==> flow/design.v <==
module tpumac
    #(parameter BITS_AB=8,
    parameter BITS_C=16)
    (
    input clk, rst_n, WrEn, en,
    input signed [BITS_AB-1:0] Ain,
    input signed [BITS_AB-1:0] Bin,
    input signed [BITS_C-1:0] Cin,
    output reg signed [BITS_AB-1:0] Aout,
    output reg signed [BITS_AB-1:0] Bout,
    output reg signed [BITS_C-1:0] Cout
    );
    logic signed [BITS_C-1:0] AxB, CPAB;
    always_ff @(posedge clk, negedge rst_n) begin
        if (!rst_n) begin
            Aout <= 0;
            Bout <= 0;
        end else if (en) begin
            Aout <= Ain;
            Bout <= Bin;
        end
    end
    always_ff @(posedge clk, negedge rst_n) begin
        if (!rst_n) begin
            Cout <= 0;
        end else if (WrEn) begin
            Cout <= Cin;
        end else if (en) begin
            Cout <= CPAB;
        end 
    end
    always_comb begin
        AxB = Ain * Bin;
        CPAB = AxB + Cout;
    end
endmodule
module systolic_array
#(
parameter BITS = 8,
parameter DIM = 32
)
(
input clk,rst_n,en,
input [DIM-1:0][BITS-1:0] A,
input [DIM-1:0][BITS-1:0] B,
output [DIM-1:0][DIM-1:0][BITS*2-1:0] Cout
);
logic [DIM-1:0][DIM-1:0][BITS-1:0] MACAin, MACBin, MACAout, MACBout;
logic [DIM-1:0][DIM-1:0][BITS*2-1:0] MACCout;
assign Cout = MACCout;
genvar gi, gj;
generate
    for (gi = 0 ; gi < DIM ; gi++) begin : row
        for (gj = 0 ; gj < DIM ; gj++) begin : col
            tpumac #(.BITS_AB(BITS), .BITS_C(BITS*2)) iDUT (
                .clk(clk), .rst_n(rst_n), .WrEn(1'b0), .en(en),
                .Ain(MACAin[gi][gj]), .Bin(MACBin[gi][gj]), .Cin({(BITS*2){1'b0}}),
                .Aout(MACAout[gi][gj]), .Bout(MACBout[gi][gj]), .Cout(MACCout[gi][gj])
            );
        end
    end
endgenerate
always_comb begin : ABCManager
    for (int i = 0 ; i < DIM ; i++) begin
        MACAin[i][0] = A[i];
        MACBin[0][i] = B[i];
    end
    for (int i = 0 ; i < DIM ; i++) begin
        for (int j = 1 ; j < DIM ; j++) begin
            MACAin[i][j] = MACAout[i][j-1];
        end
    end
    for (int i = 1 ; i < DIM ; i++) begin
        for (int j = 0 ; j < DIM ; j++) begin
            MACBin[i][j] = MACBout[i-1][j]; 
        end
    end
end
endmodule
module layoutA
#(
    parameter BITS = 8,  
    parameter DIM = 32  
)
(
    input [DIM-1:0][DIM-1:0][BITS-1:0] INA,
    input [$clog2(DIM):0] m, n, 
    output logic [DIM-1:0][DIM*2-2:0][BITS-1:0] OUTA
);
always_comb begin : ConnectionsA
    for (int row = 0 ; row < DIM ; row++) begin
        for (int col = 0 ; col < DIM*2-1 ; col++) begin
            if (col >= DIM*2-1-n-row && col <= DIM*2-2-row && row < m) begin
                OUTA[row][col] = INA[row][DIM*2-2-col-row];
            end else begin
                OUTA[row][col] = 0;
            end
        end
    end
end
endmodule
module layoutB
#(
    parameter BITS = 8,  
    parameter DIM = 32  
)
(
    input [DIM-1:0][DIM-1:0][BITS-1:0] INB,
    input [$clog2(DIM):0] n, p, 
    output logic [DIM*2-2:0][DIM-1:0][BITS-1:0] OUTB
);
always_comb begin : ConnectionsB
    for (int row = 0 ; row < DIM ; row++) begin
        for (int col = 0 ; col < DIM*2-1 ; col++) begin
            if (col >= DIM*2-1-n-row && col <= DIM*2-2-row && row < p) begin
                OUTB[col][row] = INB[DIM*2-2-col-row][row];
            end else begin
                OUTB[col][row] = 0;
            end
        end
    end
end
endmodule
module MATMUL 
#(
    parameter BITS = 8,  
    parameter DIM = 32  
)
(
    input clk, rst_n, en,
    input [$clog2(DIM):0] m, n, p,
    input [DIM-1:0][DIM-1:0][BITS-1:0] matrixDataA,
    input [DIM-1:0][DIM-1:0][BITS-1:0] matrixDataB,
    output logic [DIM-1:0][DIM-1:0][BITS-1:0] dataOut,
    output logic done
);
logic [$clog2(DIM*4):0] count;
logic [DIM-1:0][BITS-1:0] Ain, Bin;
logic [DIM-1:0][DIM-1:0][BITS*2-1:0] Cout;
logic [DIM-1:0][DIM*2-2:0][BITS-1:0] OUTA;
logic [DIM*2-2:0][DIM-1:0][BITS-1:0] OUTB;
layoutA #(.BITS(BITS), .DIM(DIM))
LayoutADUT (.INA(matrixDataA),.m(m),.n(n),.OUTA(OUTA));
layoutB #(.BITS(BITS), .DIM(DIM))
LayoutBDUT (.INB(matrixDataB),.n(n),.p(p),.OUTB(OUTB));
systolic_array #(.BITS(BITS), .DIM(DIM))
SysArrayDUT (.clk(clk), .rst_n(rst_n), .en(en), .A(Ain), .B(Bin), .Cout(Cout));
always @(posedge clk, negedge rst_n) begin
    if (!rst_n) begin
        count <= 0;
    end else if (done) begin
        count <= 0;
    end else if (en == 1) begin
        count <= count + 1;
    end
end
always_comb begin : DataFeeder
    for (int i = 0 ; i < DIM ; i++) begin
        if (count <= DIM*2-2) begin
            Ain[i] = OUTA[i][DIM*2-2-count];
            Bin[i] = OUTB[DIM*2-2-count][i];
        end else begin
            Ain[i] = 0;
            Bin[i] = 0;
        end
    end
    for (int i = 0 ; i < DIM ; i++) begin
        for (int j = 0 ; j < DIM ; j++) begin
            dataOut[i][j] = Cout[i][j] >> BITS;  
        end
    end
end
always_comb begin : howdone
    done = count == m+n+p-2 ? 1 : 0;
end
endmodule
module matmul_top
#(
    parameter BITS = 8,
    parameter DIM = 4
)
(
    input clk, rst_n, en,
    input [$clog2(DIM):0] m, n, p,
    input [DIM*DIM*BITS-1:0] mat_a,
    input [DIM*DIM*BITS-1:0] mat_b,
    output [DIM*DIM*BITS-1:0] mat_c,
    output done
);
MATMUL #(.BITS(BITS), .DIM(DIM)) u_matmul (
    .clk(clk), .rst_n(rst_n), .en(en),
    .m(m), .n(n), .p(p),
    .matrixDataA(mat_a), .matrixDataB(mat_b),
    .dataOut(mat_c), .done(done)
);
endmodule
== Step by step through the tools: matmul_top ==
Tool output for the design above, in the order of the flow.
Line numbers count from 1 in the design file above.
Operators: Yosys type, input widths -> output width; for muxes data width and select width s.
Library cell names are shortened.
The mark n/a stands for no value.

* Top: matmul_top
* Clock: clk
* Cell library: sky130hd
* Library corner: tt_025C_1v80

== Elaborated design ==
Source: Yosys, flattened and elaborated, memories not mapped. Widths are those after wreduce. Registers that Yosys merges into a memory's read port (data or address) are not register bits. Print and check cells do not count. Equal cells are merged and count once.

* Equality and inequality tests: 1
* Reduce/logical cells: 45
* Shift-type cells: 8
* $lt $le $gt $ge: 31
* Mux-type cells: 55
* $mul: 16
* Add/subtract/negate cells: 31

{| class="wikitable"
|+ Operators by type and width
! cell !! number
|-
| $mul 8x8->16 || 16
|-
| $shiftx 224x32->8 || 6
|-
| $mux 8 || 52
|-
| $ge 1x32->1 const A || 8
|-
| $add 16x16->16 || 16
|-
| $ge 2x32->1 const A || 8
|-
| $shiftx 224x11->8 || 1
|-
| $shiftx 224x9->8 || 1
|-
| $ge 3x32->1 const A || 6
|-
| $sub 32x2->32 const B || 2
|-
| $add 32x5->32 const B || 2
|-
| $logic_and 1x1->1 || 44
|-
| $sub 32x1->32 const B || 1
|-
| $eq 5x32->1 || 1
|-
| $add 7x32->32 const A || 1
|-
| $add 8x32->32 const A || 1
|-
| $lt 1x3->1 const A || 4
|-
| $add 11x5->12 const B || 1
|-
| $lt 2x3->1 const A || 4
|-
| $add 7x9->10 const A || 1
|-
| $mux 5 || 2
|-
| $sub 3x5->6 const A || 1
|-
| $sub 5x2->6 const B || 1
|-
| $add 4x3->5 || 1
|-
| $add 5x1->5 const B || 1
|-
| $le 5x3->1 const B || 1
|-
| $add 3x3->4 || 1
|-
| $sub 3x3->4 const A || 1
|}

Not listed: further kinds 2, cells in them 2.

* Input port bits: 268
* Output and inout bits: 129
* Register bits after elaboration: 453

== Logic depth ==
Depth = most cells in a row (Yosys ltp): at word level without a register or memory, in the mapped netlist without a sequential cell, where the memories' decode and read muxes count.

* Word-level depth: 9
* ABC_AREA: 1
* Depth in mapped cells: 44

== After synthesis ==
Source: synth_stat.txt of the flow (Yosys; design flattened, memories mapped). It holds for the ABC_AREA given above (unset counts as 0); a run with the other value may have another netlist.

{| class="wikitable"
|+ Cell types
! type !! number
|-
| fa_1 || 1141
|-
| dfrtp_1 || 453
|-
| nand2_1 || 2231
|-
| ha_1 || 615
|-
| inv_1 || 2038
|-
| o21ai_0 || 632
|-
| nand3_1 || 359
|-
| nor2_1 || 436
|-
| a21oi_1 || 277
|-
| xnor2_1 || 143
|-
| xor2_1 || 139
|-
| clkbuf_1 || 307
|-
| buf_4 || 132
|-
| o211ai_1 || 56
|-
| nand4_1 || 56
|-
| or2_2 || 38
|-
| a31oi_1 || 33
|-
| buf_2 || 33
|}

Not listed: further types 34, cells in them 196.

* Mapped flip-flops: 453
* Standard cells after synthesis: 9315
* Sequential part of the area: 0.0113359 mm^2
* Synthesis area: 0.0731376 mm^2
* Buffer cells: 496

== Worst setup path after synthesis ==
Path of least setup slack by OpenSTA after synthesis, without wires, with an ideal clock, recovery checks aside; 20% of the period is set as input and as output delay. Where synthesis merged equal registers, the netlist keeps one of their names.

* Path type: input-to-reg
* From: in n[1]
* To: reg u_matmul.SysArrayDUT.row[0].col[0].iDUT.Cout[14]
* External input delay: 2.200 ns
* Stages: 35
* Library setup time: 0.133 ns
* Clock period: 11.0 ns
* Arrival time: 8.655 ns
* Data required time: 10.867 ns
* Setup slack: 2.212 ns
* Delay of the path: 6.588 ns
* Buffers on the path: 0
* Synthesis period reached: 8.788 ns

"delay of the path" = arrival - input delay + setup time.
"stages" counts driving pins, that of a launching flip-flop among them; a cell with two outputs on the path counts twice.
"synthesis period reached" is the clock period less the worst setup slack; recovery checks do not enter. This is arithmetic on one report: input and output delays are still those of the set period (20% each).
A register here has more assigning lines than the two given.

* Cells stage by stage: inv_1 -> ha_1 -> inv_1 -> ha_1 -> nand4_4 -> inv_1 -> nand2_2 -> nor2_1 -> nand2_1 -> nand2_1 -> nand2_1 -> nand2_1 -> nand2_1 -> nor2_1 -> nand2_1 -> nor2_1 -> inv_1 -> fa_1 -> fa_1 -> inv_1 -> fa_1 -> fa_1 -> inv_1 -> fa_1 -> inv_1 -> ha_1 -> a21oi_1 -> nand2_1 -> a21oi_1 -> o21ai_0 -> a21oi_1 -> nor2_1 -> nor2_1 -> xor2_1 -> o21ai_0

{| class="wikitable"
|+ Ends and longest elaborated chain, after synthesis
! item !! RTL line !! RTL
|-
| start, declared || 184 || <nowiki>input [$clog2(DIM):0] m, n, p,</nowiki>
|-
| end, assigned || 25 || <nowiki>Cout <= 0;</nowiki>
|-
| end, assigned || 27 || <nowiki>Cout <= Cin;</nowiki>
|-
| end, declared || 11 || <nowiki>output reg signed [BITS_C-1:0] Cout</nowiki>
|}

No chain of elaborated cells between the ends is given.

== Worst path after layout ==
From the final timing report of flow run A: the path of least setup slack in the routed layout; clock arrival at registers is part of the times.

* Path type: input-to-reg
* From: in m[2]
* To: reg u_matmul.SysArrayDUT.row[0].col[0].iDUT.Cout[14]
* Setup slack: 0.58 ns
* Arrival time: 9.53 ns
* Data required time: 10.11 ns
* Library setup time: 0.16 ns
* External input delay: 1.91 ns
* Stages: 32
* Buffers on the path: 1
* Clock period: 9.56 ns

A register here has more assigning lines than the two given.

* Cells stage by stage: clkdlybuf4s50_1 -> nor2_2 -> nand2_2 -> nand2_1 -> inv_1 -> nand2_1 -> o21ai_1 -> o22ai_1 -> inv_1 -> nand4_1 -> nand2_1 -> nand2_1 -> inv_1 -> nand2_1 -> fa_1 -> fa_1 -> inv_1 -> fa_1 -> fa_1 -> inv_1 -> fa_1 -> inv_1 -> ha_1 -> a21oi_1 -> nand2_1 -> a21oi_2 -> o21ai_0 -> a21oi_1 -> nor2_1 -> nor2_1 -> xor2_1 -> o21ai_0

{| class="wikitable"
|+ Ends and longest elaborated chain, after layout
! item !! RTL line !! RTL
|-
| start, declared || 184 || <nowiki>input [$clog2(DIM):0] m, n, p,</nowiki>
|-
| end, assigned || 25 || <nowiki>Cout <= 0;</nowiki>
|-
| end, assigned || 27 || <nowiki>Cout <= Cin;</nowiki>
|-
| end, declared || 11 || <nowiki>output reg signed [BITS_C-1:0] Cout</nowiki>
|}

No chain of elaborated cells between the ends is given.

Memo
Re: implementation data of matmul_top

matmul_top through Yosys and OpenROAD on sky130hd: 4 stored runs, unordered, with their settings and measured results. The constraints put input and output delay at 20% of the set period each and load the outputs with 0.01 pF.
"worst setup path time": the worst setup path's part of the clock period (all of it between registers, 20% less for each end at a port) less its slack. A launch clock that arrives late makes it longer, a capture clock that arrives late makes it shorter.
"power" is the tool's figure for a default switching activity; nothing was simulated.

Flow run A
==> flow/run.sh <==
#!/bin/bash
# the make line also repeats the synthesis and layout settings of config.mk as NAME=value (left out here)
make -C /OpenROAD-flow-scripts/flow DESIGN_CONFIG=/design/flow/config.mk WORK_HOME=/design/flow/orfs CLKGATE_MAP_FILE= finish
==> flow/config.mk <==
export PLATFORM = sky130hd
export DESIGN_NAME = matmul_top
export DESIGN_NICKNAME = matmul_top
export VERILOG_FILES = /design/flow/design.v
export SDC_FILE = /design/flow/constraint.sdc
export NUM_CORES = 4
export LEC_CHECK = 0
export ABC_AREA = 1
export CAP_MARGIN = 20
export CORE_ASPECT_RATIO = 1.61
export CORE_MARGIN = 2
export CORE_UTILIZATION = 30
export CTS_CLUSTER_DIAMETER = 83
export GPL_TIMING_DRIVEN = 0
export PLACE_DENSITY = 0.48
export SETUP_SLACK_MARGIN = 0.28
export SLEW_MARGIN = 0
export TNS_END_PERCENT = 45
==> flow/constraint.sdc <==
create_clock -name core_clock -period 9.56 [get_ports {clk}]
set_input_delay 1.9120 -clock core_clock [delete_from_list [all_inputs] [get_ports {clk}]]
set_output_delay 1.9120 -clock core_clock [all_outputs]
set_load 0.01 [all_outputs]

==> results of flow run A <==
chip area after synthesis (Yosys): 0.0731376 mm^2
die area: 0.247868 mm^2
standard-cell area of the final layout: 0.0845561 mm^2
worst setup slack after layout: 0.581 ns
total negative slack: 0.000 ns
worst hold slack: 0.483 ns
power: 0.029264 W
worst setup path time: 7.07 ns
worst setup path kind: input-to-reg

Flow run B
==> flow/run.sh <==
#!/bin/bash
# the make line also repeats the synthesis and layout settings of config.mk as NAME=value (left out here)
make -C /OpenROAD-flow-scripts/flow DESIGN_CONFIG=/design/flow/config.mk WORK_HOME=/design/flow/orfs CLKGATE_MAP_FILE= finish
==> flow/config.mk <==
export PLATFORM = sky130hd
export DESIGN_NAME = matmul_top
export DESIGN_NICKNAME = matmul_top
export VERILOG_FILES = /design/flow/design.v
export SDC_FILE = /design/flow/constraint.sdc
export NUM_CORES = 4
export LEC_CHECK = 0
export ABC_AREA = 1
export CAP_MARGIN = 20
export CELL_PAD_IN_SITES_DETAIL_PLACEMENT = 0
export CORE_MARGIN = 2
export CORE_UTILIZATION = 49
export CTS_CLUSTER_SIZE = 28
export GPL_ROUTABILITY_DRIVEN = 0
export PLACE_DENSITY_LB_ADDON = 0.26
export SLEW_MARGIN = 10
==> flow/constraint.sdc <==
create_clock -name core_clock -period 8.89 [get_ports {clk}]
set_input_delay 1.7780 -clock core_clock [delete_from_list [all_inputs] [get_ports {clk}]]
set_output_delay 1.7780 -clock core_clock [all_outputs]
set_load 0.01 [all_outputs]

==> results of flow run B <==
chip area after synthesis (Yosys): 0.0731376 mm^2
die area: 0.152365 mm^2
standard-cell area of the final layout: 0.081587 mm^2
worst setup slack after layout: 0.433 ns
total negative slack: 0.000 ns
worst hold slack: 0.481 ns
power: 0.029949 W
worst setup path time: 6.68 ns
worst setup path kind: input-to-reg

Flow run C
==> flow/run.sh <==
#!/bin/bash
# the make line also repeats the synthesis and layout settings of config.mk as NAME=value (left out here)
make -C /OpenROAD-flow-scripts/flow DESIGN_CONFIG=/design/flow/config.mk WORK_HOME=/design/flow/orfs CLKGATE_MAP_FILE= finish
==> flow/config.mk <==
export PLATFORM = sky130hd
export DESIGN_NAME = matmul_top
export DESIGN_NICKNAME = matmul_top
export VERILOG_FILES = /design/flow/design.v
export SDC_FILE = /design/flow/constraint.sdc
export NUM_CORES = 4
export LEC_CHECK = 0
export CAP_MARGIN = 20
export CORE_MARGIN = 2
export CORE_UTILIZATION = 40
export PLACE_DENSITY = 0.6
export SETUP_SLACK_MARGIN = -0.84
export SLEW_MARGIN = 20
==> flow/constraint.sdc <==
create_clock -name core_clock -period 10.1 [get_ports {clk}]
set_input_delay 2.0200 -clock core_clock [delete_from_list [all_inputs] [get_ports {clk}]]
set_output_delay 2.0200 -clock core_clock [all_outputs]
set_load 0.01 [all_outputs]

==> results of flow run C <==
chip area after synthesis (Yosys): 0.0741161 mm^2
die area: 0.188751 mm^2
standard-cell area of the final layout: 0.0840106 mm^2
worst setup slack after layout: 0.563 ns
total negative slack: 0.000 ns
worst hold slack: 0.474 ns
power: 0.028712 W
worst setup path time: 7.52 ns
worst setup path kind: input-to-reg

Flow run D
==> flow/run.sh <==
#!/bin/bash
# the make line also repeats the synthesis and layout settings of config.mk as NAME=value (left out here)
make -C /OpenROAD-flow-scripts/flow DESIGN_CONFIG=/design/flow/config.mk WORK_HOME=/design/flow/orfs CLKGATE_MAP_FILE= finish
==> flow/config.mk <==
export PLATFORM = sky130hd
export DESIGN_NAME = matmul_top
export DESIGN_NICKNAME = matmul_top
export VERILOG_FILES = /design/flow/design.v
export SDC_FILE = /design/flow/constraint.sdc
export NUM_CORES = 4
export LEC_CHECK = 0
export CAP_MARGIN = 20
export CELL_PAD_IN_SITES_DETAIL_PLACEMENT = 1
export CELL_PAD_IN_SITES_GLOBAL_PLACEMENT = 3
export CORE_ASPECT_RATIO = 0.75
export CORE_MARGIN = 6
export CORE_UTILIZATION = 17
export CTS_CLUSTER_DIAMETER = 31
export CTS_CLUSTER_SIZE = 39
export GPL_ROUTABILITY_DRIVEN = 0
export GPL_TIMING_DRIVEN = 0
export MAX_ROUTING_LAYER = met4
export PLACE_DENSITY_LB_ADDON = 0.07
export SETUP_SLACK_MARGIN = 2.0
export SLEW_MARGIN = 20
export TNS_END_PERCENT = 90
==> flow/constraint.sdc <==
create_clock -name core_clock -period 13.4 [get_ports {clk}]
set_input_delay 2.6800 -clock core_clock [delete_from_list [all_inputs] [get_ports {clk}]]
set_output_delay 2.6800 -clock core_clock [all_outputs]
set_load 0.01 [all_outputs]

==> results of flow run D <==
chip area after synthesis (Yosys): 0.0741161 mm^2
die area: 0.452132 mm^2
standard-cell area of the final layout: 0.0937774 mm^2
worst setup slack after layout: 1.904 ns
total negative slack: 0.000 ns
worst hold slack: 0.466 ns
power: 0.026678 W
worst setup path time: 8.82 ns
worst setup path kind: input-to-reg
